==> flow/design.v <==
module jt49_dcrm2 #(parameter sw=8) (
    input                clk,
    input                cen,
    input                rst,
    input         [sw-1:0]  din,
    output signed [sw-1:0]  dout
);
localparam dw=10;  
reg  signed [sw+dw:0] integ, exact, error;
reg  signed [sw:0] pre_dout;
reg signed [sw:0] q;
always @(*) begin
    exact = integ+error;
    q = exact[sw+dw:dw];
    pre_dout  = { 1'b0, din } - q;
end
assign dout = pre_dout[sw-1:0];
always @(posedge clk)
    if( rst ) begin
        integ <= {sw+dw+1{1'b0}};
        error <= {sw+dw+1{1'b0}};
    end else if( cen ) begin
        integ <= integ + pre_dout;  
        error <= exact-{q, {dw{1'b0}}};
    end
endmodule
module iir_1st_order
#(
	parameter COEFF_WIDTH = 18,
	parameter COEFF_SCALE = 15,
	parameter DATA_WIDTH  = 16,
	parameter COUNT_BITS  = 10
)
(
	input clk,
	input reset,
	input [COUNT_BITS - 1 : 0] div,
	input signed [COEFF_WIDTH - 1 : 0] A2, B1, B2,
   input signed [DATA_WIDTH - 1 :0] in,
   output [DATA_WIDTH - 1:0] out
);
	reg signed [DATA_WIDTH-1:0] x0,x1,y0;
	reg signed [DATA_WIDTH + COEFF_WIDTH - 1 : 0] out32;
	reg [COUNT_BITS - 1:0] count;
	assign out = y0;
	always @ (*) begin
		out32 <= (B1*x0 + B2*x1) - A2*y0;  
	end
	always @ (posedge clk) begin
		if(reset) begin
			count <= 0;
			x0 <= 0;
			x1 <= 0;
			y0 <= 0;
		end
		else begin
			count <= count + 1'd1;
			if (count == div - 1) begin
					count <= 0;
					y0 <= {out32[DATA_WIDTH + COEFF_WIDTH - 1] , out32[COEFF_SCALE + DATA_WIDTH - 2 : COEFF_SCALE]};
					x1 <= x0;
					x0 <= in;
			end
		end
	end
endmodule  
module iir_2nd_order
#(
	parameter COEFF_WIDTH = 18,
	parameter COEFF_SCALE = 14,
	parameter DATA_WIDTH  = 16,
	parameter COUNT_BITS  = 10
)
(
	input clk,
	input reset,
	input [COUNT_BITS - 1 : 0] div,
	input signed [COEFF_WIDTH - 1 : 0] A2, A3, B1, B2, B3,
   input signed [DATA_WIDTH - 1 : 0] in,
   output [DATA_WIDTH - 1 : 0] out
);
	reg signed [DATA_WIDTH-1 : 0] x0,x1,x2;
	reg signed [DATA_WIDTH-1 : 0] y0,y1;
	reg signed [(DATA_WIDTH + COEFF_WIDTH - 1) : 0] out32;
	reg [COUNT_BITS : 0] count;
	assign out = y0;
	always @ (*) begin
		out32 <= (B1*x0 + B2*x1 + B3*x2) - (A2*y0 + A3*y1);  
	end
	always @ (posedge clk) begin
		if(reset) begin
			count <=  0;
			x0 <= 0;
			x1 <= 0;
			x2 <= 0;
			y0 <= 0;
			y1 <= 0; 
		end
		else begin
			count <= count + 1'd1;
			if (count == div - 1) begin
					count <= 0;
					y1 <= y0;
					y0 <= {out32[DATA_WIDTH + COEFF_WIDTH - 1] , out32[(DATA_WIDTH + COEFF_SCALE - 2) : COEFF_SCALE]};
					x2 <= x1;
					x1 <= x0;
					x0 <= in;
			end
		end
	end
endmodule  
module arkanoid_lpf(
	input clk,
	input reset,
	input signed [15:0] in,
	output signed [15:0] out);
	wire [9:0] div = 10'd256;  
	wire signed [17:0] A2;
	wire signed [17:0] B2;
	wire signed [17:0] B1;
	wire signed [15:0] audio_post_lpf1;
	assign A2 = -18'd18211;
	assign B1 = 18'd7278;
	assign B2 = 18'd7278;
	iir_1st_order lpf6db(.clk(clk),
								.reset(reset),
								.div(div),
								.A2(A2),
								.B1(B1),
								.B2(B2),
								.in(in),
								.out(audio_post_lpf1)); 
	assign out = audio_post_lpf1;
endmodule
module arkanoid_audio
(
	input                clk_48m,
	input                reset,       
	input          [9:0] sound_raw,   
	input                pause,
	input                vol_boost,
	output signed [15:0] sound
);
reg [8:0] div;
always @(posedge clk_48m) begin
	if(!reset)
		div <= 9'd0;
	else
		div <= div + 9'd1;
end
wire dcrm_cen = !div;
wire signed [15:0] sound_dcrm;
jt49_dcrm2 #(16) dcrm
(
	.clk(clk_48m),
	.cen(dcrm_cen),
	.rst(~reset),
	.din({5'd0, sound_raw}),
	.dout(sound_dcrm)
);
wire signed [15:0] sound_filtered;
arkanoid_lpf lpf
(
	.clk(clk_48m),
	.reset(~reset),
	.in(sound_dcrm),
	.out(sound_filtered)
);
assign sound = pause ? 16'd0 : vol_boost ? (sound_filtered <<< 16'd5) : (sound_filtered <<< 16'd4);
endmodule
## From RTL to reports: arkanoid_audio

What the tools print for arkanoid_audio, step after step.
Lines are those of the file above, counted from 1.
Cell names lack the library's common part.
Not given: -

| inputs | value |
|---|---|
| top | arkanoid_audio |
| clock | clk_48m |
| library | sky130hd |
| library corner | tt_025C_1v80 |

## Elaborated design

Yosys after proc, flatten, opt, wreduce and memory -nomap, before mapping. Enables and synchronous resets that opt folds into registers are not counted as muxes. Memory bits, and registers merged into a memory's read port (data or address), are not among the register bits. Print and check cells are not counted. Equal cells are merged and count once.

| operators by class | value |
|---|---|
| $add $sub $neg | 8 |
| multipliers | 3 |
| equality and inequality tests | 1 |
| multiplexer cells | 2 |
| bitwise gates (word level) | 1 |
| reduce/logical cells | 2 |

Operators with widths:

| operator | count |
|---|---|
| multiplier 13 x 16 -> 29 bit with constant A | 2 |
| multiplier 16 x 16 -> 32 bit with constant A | 1 |
| subtractor 31 x 32 -> 33 bit | 1 |
| 2-to-1 mux 16 bit | 2 |
| adder 30 x 30 -> 31 bit | 1 |
| adder 27 x 17 -> 27 bit | 1 |
| adder 27 bit | 1 |
| subtractor 27 bit | 1 |
| subtractor 10 x 17 -> 17 bit | 1 |
| adder 10 x 1 -> 10 bit with constant B | 1 |
| == test 10 x 8 -> 1 bit with constant B | 1 |
| adder 9 x 1 -> 9 bit with constant B | 1 |
| zero test 9 bit | 1 |
| OR reduction 2 bit | 1 |
| inverter 1 bit | 1 |

| word-level totals | value |
|---|---|
| register bits after elaboration | 121 |
| input port bits | 14 |
| elaborated cells | 24 |

## Depth

Yosys ltp: most cells in a row. Word level: on the elaborated netlist, between registers, memories and ports. Mapped: between sequential cells and ports; inverters and the memories' decode and read muxes count.

| depth | value |
|---|---|
| depth after elaboration | 3 |
| ABC_AREA | 0 |
| mapped depth | 41 |
| mapped depth without buffers | 41 |

## Mapped cells and area

Yosys stat after the flow's synthesis: flattened, memories mapped to cells. It holds for the ABC_AREA given above (unset counts as 0); a run with the other value may have another netlist.

Cell types:

| type | count | area in all (µm²) |
|---|---|---|
| fa_1 | 355 | 7.11E+03 |
| ha_1 | 336 | 4.2E+03 |
| inv_1 | 575 | 2,158.32 |
| dfxtp_1 | 104 | 2.08E+03 |
| xnor2_1 | 109 | 954.666 |
| a21oi_1 | 158 | 790.758 |
| nand2_1 | 171 | 641.866 |
| xor2_1 | 52 | 455.437 |
| nor2_1 | 117 | 439.171 |
| a21o_1 | 56 | 420.403 |
| o21ai_0 | 51 | 255.245 |
| mux2i_1 | 20 | 200.192 |
| nand3_1 | 32 | 160.154 |
| a211oi_1 | 19 | 142.637 |
| nand4_1 | 20 | 125.12 |
| clkbuf_1 | 33 | 123.869 |
| nor3_1 | 23 | 115.11 |
| o21bai_1 | 15 | 112.608 |

Not listed: further types 68, cells in them 217.

| synthesis totals | value |
|---|---|
| mapped cells | 2,463 |
| mapped area | 22,181.3 µm² |
| flip-flop cells | 104 |
| buffer cells | 47 |

By module: a second synthesis without flattening, with its own total; a netlist apart from the flattened one above.

| unflattened totals | value |
|---|---|
| cells (unflattened synthesis) | 4,175 |
| area (unflattened synthesis) | 38,824.7 µm² |

Each row is one instance without its submodules.

Modules:

| module | instances | cells | area (µm²) |
|---|---|---|---|
| iir_1st_order | 1 | 3,635 | 34,365.5 |
| jt49_dcrm2 (sw=16) | 1 | 464 | 3,861.2 |
| arkanoid_audio | 1 | 74 | 590.6 |
| arkanoid_lpf | 1 | 2 | 7.5 |

## Timing after synthesis

Source: OpenSTA report_checks on the synthesized netlist (no wires, ideal clock, input and output delay 20% of the period each), path of least setup slack; recovery checks are left aside. Register names are those of the netlist, which keeps one name where synthesis merged equal registers.

| path after synthesis | value |
|---|---|
| path kind | register to register |
| from | register lpf.lpf6db.x0[8] |
| to | register lpf.lpf6db.y0[15] |
| period | 20.0 ns |
| setup time | 0.086 ns |
| arrival time | 9.374 ns |
| slack | 10.541 ns |
| path delay | 9.460 ns |
| stages | 38 |
| buffers on the path | 0 |
| synthesis period reached | 9.459 ns |

"path delay" is the arrival time less input delay plus setup time.
"stages" counts driving pins, that of a launching flip-flop among them; a cell with two outputs on the path counts twice.
"synthesis period reached" is the clock period less the worst setup slack; recovery checks do not enter. This is arithmetic on one report: input and output delays are still those of the set period (20% each).
Between the ends stands the longest chain of elaborated cells between them, by number of cells; it is not shown to be the way that was timed. Of several equally long chains one is given.
Each line given opens the expression or statement behind the cell; cells for indexed reads and writes are added by Yosys, which also makes memories of some case tables.

| between the ends, after synthesis | value |
|---|---|
| cell sequence | dfxtp_1 -> ha_1 -> inv_1 -> fa_1 -> fa_1 -> fa_1 -> fa_1 -> inv_1 -> ha_1 -> a21o_1 -> a21oi_1 -> a21boi_0 -> a311o_1 -> a31o_2 -> a21oi_1 -> nand2b_1 -> o32ai_1 -> nor2_1 -> [2 not listed] -> fa_1 -> fa_1 -> inv_1 -> fa_1 -> inv_1 -> fa_1 -> fa_1 -> inv_1 -> ha_1 -> a21o_1 -> a21o_1 -> a21o_1 -> a21o_1 -> a21o_1 -> a21oi_1 -> o31ai_1 -> xnor2_1 -> a211oi_1 |
| length of the longest elaborated chain | 3 |

Ends and longest elaborated chain, after synthesis:

| element | line | source |
|---|---|---|
| from (decl) | 42 | `reg signed [DATA_WIDTH-1:0] x0,x1,y0;` |
| from (assign) | 52 | `x0 <= 0;` |
| from (assign) | 62 | `x0 <= in;` |
| multiplier 13 x 16 -> 29 bit | 47 | `out32 <= (B1*x0 + B2*x1) - A2*y0;` |
| adder 30 x 30 -> 31 bit | 47 |  |
| subtractor 31 x 32 -> 33 bit | 47 |  |
| to (assign) | 54 | `y0 <= 0;` |
| to (assign) | 60 | `y0 <= {out32[DATA_WIDTH + COEFF_WIDTH - 1] , out32[COEFF_SCALE + DATA_WIDTH - 2 : COEFF_SCALE]};` |
| to (decl) | 42 |  |

## Path in the finished layout

From the final timing report of entry A: the path of least setup slack in the routed layout; clock arrival at registers is part of the times.

| path after layout | value |
|---|---|
| path kind | register to register |
| from | register lpf.lpf6db.x0[0] |
| to | register lpf.lpf6db.y0[15] |
| period | 17.0 ns |
| setup time | 0.09 ns |
| arrival time | 11.47 ns |
| slack | 5.86 ns |
| stages | 37 |
| buffers on the path | 0 |

Between the ends stands the longest chain of elaborated cells between them, by number of cells; it is not shown to be the way that was timed. Of several equally long chains one is given.

| between the ends, after layout | value |
|---|---|
| cell sequence | dfxtp_1 -> ha_1 -> ha_1 -> xor2_1 -> ha_1 -> fa_1 -> inv_1 -> fa_1 -> inv_1 -> ha_1 -> a211oi_1 -> o211a_1 -> o31ai_1 -> a31oi_1 -> nor2b_1 -> o21ai_0 -> o21ai_0 -> a21oi_1 -> fa_1 -> inv_1 -> fa_1 -> fa_1 -> fa_1 -> fa_1 -> fa_1 -> inv_1 -> ha_1 -> a21o_1 -> a21o_1 -> a21o_1 -> a21o_1 -> a21o_1 -> a21o_1 -> a21oi_1 -> o31ai_1 -> xnor2_1 -> a211oi_1 |
| length of the longest elaborated chain | 3 |

Ends and longest elaborated chain, after layout:

| element | line | source |
|---|---|---|
| from (decl) | 42 | `reg signed [DATA_WIDTH-1:0] x0,x1,y0;` |
| from (assign) | 52 | `x0 <= 0;` |
| from (assign) | 62 | `x0 <= in;` |
| multiplier 13 x 16 -> 29 bit | 47 | `out32 <= (B1*x0 + B2*x1) - A2*y0;` |
| adder 30 x 30 -> 31 bit | 47 |  |
| subtractor 31 x 32 -> 33 bit | 47 |  |
| to (assign) | 54 | `y0 <= 0;` |
| to (assign) | 60 | `y0 <= {out32[DATA_WIDTH + COEFF_WIDTH - 1] , out32[COEFF_SCALE + DATA_WIDTH - 2 : COEFF_SCALE]};` |
| to (decl) | 42 |  |

--- measured runs ---
Module arkanoid_audio, platform sky130hd: 5 stored runs of the flow (Yosys, OpenROAD) with differing settings, in no particular order. Input and output delays are each 20% of the period that was set; the output load is 0.01 pF.
"clock period achieved" = clock period - worst setup slack. The figure is calculated, with input and output delays left at 20% of the set period.
"worst path time" means the part of the period allowed to the worst setup path (the constraints hold back 20% at inputs and 20% at outputs) less its slack; where the path has registers, the arrival times of their clocks count too.
"total power after layout" is the tool's figure for a default switching activity; nothing was simulated.

#### Entry A

| setting | value |
|---|---|
| ABC_AREA | `0` |
| CELL_PAD_IN_SITES_DETAIL_PLACEMENT | `2` |
| CELL_PAD_IN_SITES_GLOBAL_PLACEMENT | `2` |
| CORE_ASPECT_RATIO | `1.11` |
| CORE_MARGIN | `10` |
| CORE_UTILIZATION | `15` |
| CTS_CLUSTER_DIAMETER | `145` |
| CTS_CLUSTER_SIZE | `45` |
| GPL_TIMING_DRIVEN | `0` |
| HOLD_SLACK_MARGIN | `0.19` |
| MAX_ROUTING_LAYER | `met5` |
| PLACE_DENSITY_LB_ADDON | `0.04` |
| SETUP_SLACK_MARGIN | `1.84` |
| SLEW_MARGIN | `5` |
| TNS_END_PERCENT | `40` |
| period_ns | `17.0` |
| CAP_MARGIN | `20` |

| result | value |
|---|---|
| post-synthesis cell area | 22,181.3 µm² |
| final utilization | 0.172 |
| worst slack on setup checks | 5.860 ns |
| setup TNS | 0.000 ns |
| total power after layout | 0.00135 W |
| worst path time | 11.14 ns |
| worst path kind | register to register |
| area inside the die boundary | 163,679.0 µm² |
| clock period achieved | 11.140 ns |
| standard-cell area of the final layout | 25,233.0 µm² |
| worst hold slack in the final report | 0.463 ns |

#### Entry B

| setting | value |
|---|---|
| ABC_AREA | `0` |
| CELL_PAD_IN_SITES_DETAIL_PLACEMENT | `2` |
| CELL_PAD_IN_SITES_GLOBAL_PLACEMENT | `2` |
| CORE_ASPECT_RATIO | `1.11` |
| CORE_MARGIN | `3` |
| CORE_UTILIZATION | `58` |
| CTS_CLUSTER_DIAMETER | `213` |
| CTS_CLUSTER_SIZE | `45` |
| HOLD_SLACK_MARGIN | `0.19` |
| PLACE_DENSITY_LB_ADDON | `0.04` |
| SLEW_MARGIN | `5` |
| TNS_END_PERCENT | `40` |
| period_ns | `17.0` |
| CAP_MARGIN | `20` |

No final report: placement broke off with FLW-0024.

#### Entry C

| setting | value |
|---|---|
| CORE_UTILIZATION | `40` |
| period_ns | `12.4` |
| CAP_MARGIN | `20` |
| CORE_MARGIN | `2` |
| SLEW_MARGIN | `20` |

| result | value |
|---|---|
| post-synthesis cell area | 22,181.3 µm² |
| final utilization | 0.428 |
| worst slack on setup checks | 2.325 ns |
| setup TNS | 0.000 ns |
| total power after layout | 0.001689 W |
| worst path time | 10.08 ns |
| worst path kind | register to register |
| area inside the die boundary | 57,353.1 µm² |
| clock period achieved | 10.075 ns |
| standard-cell area of the final layout | 23,508.8 µm² |
| worst hold slack in the final report | 0.462 ns |

#### Entry D

| setting | value |
|---|---|
| CELL_PAD_IN_SITES_DETAIL_PLACEMENT | `2` |
| CORE_ASPECT_RATIO | `0.89` |
| CORE_MARGIN | `4` |
| CORE_UTILIZATION | `20` |
| CTS_CLUSTER_DIAMETER | `231` |
| CTS_CLUSTER_SIZE | `55` |
| GPL_ROUTABILITY_DRIVEN | `0` |
| HOLD_SLACK_MARGIN | `0.12` |
| MAX_ROUTING_LAYER | `met4` |
| MIN_ROUTING_LAYER | `met1` |
| SLEW_MARGIN | `5` |
| period_ns | `8.89` |
| CAP_MARGIN | `20` |

| result | value |
|---|---|
| post-synthesis cell area | 22,181.3 µm² |
| final utilization | 0.249 |
| worst slack on setup checks | -1.295 ns |
| setup TNS | -13.752 ns |
| total power after layout | 0.002589 W |
| worst path time | 10.18 ns |
| worst path kind | register to register |
| area inside the die boundary | 116,307.0 µm² |
| clock period achieved | 10.185 ns |
| standard-cell area of the final layout | 27,227.4 µm² |
| worst hold slack in the final report | 0.474 ns |

#### Entry E

| setting | value |
|---|---|
| ABC_AREA | `0` |
| CAP_MARGIN | `20` |
| CELL_PAD_IN_SITES_GLOBAL_PLACEMENT | `3` |
| CORE_UTILIZATION | `29` |
| MAX_ROUTING_LAYER | `met4` |
| PLACE_DENSITY_LB_ADDON | `0.06` |
| SETUP_SLACK_MARGIN | `2.28` |
| SLEW_MARGIN | `10` |
| period_ns | `15.7` |
| CORE_MARGIN | `2` |

| result | value |
|---|---|
| post-synthesis cell area | 22,181.3 µm² |
| final utilization | 0.314 |
| worst slack on setup checks | 5.176 ns |
| setup TNS | 0.000 ns |
| total power after layout | 0.001379 W |
| worst path time | 10.52 ns |
| worst path kind | register to register |
| area inside the die boundary | 78,716.7 µm² |
| clock period achieved | 10.524 ns |
| standard-cell area of the final layout | 23,836.6 µm² |
| worst hold slack in the final report | 0.465 ns |
--- end ---
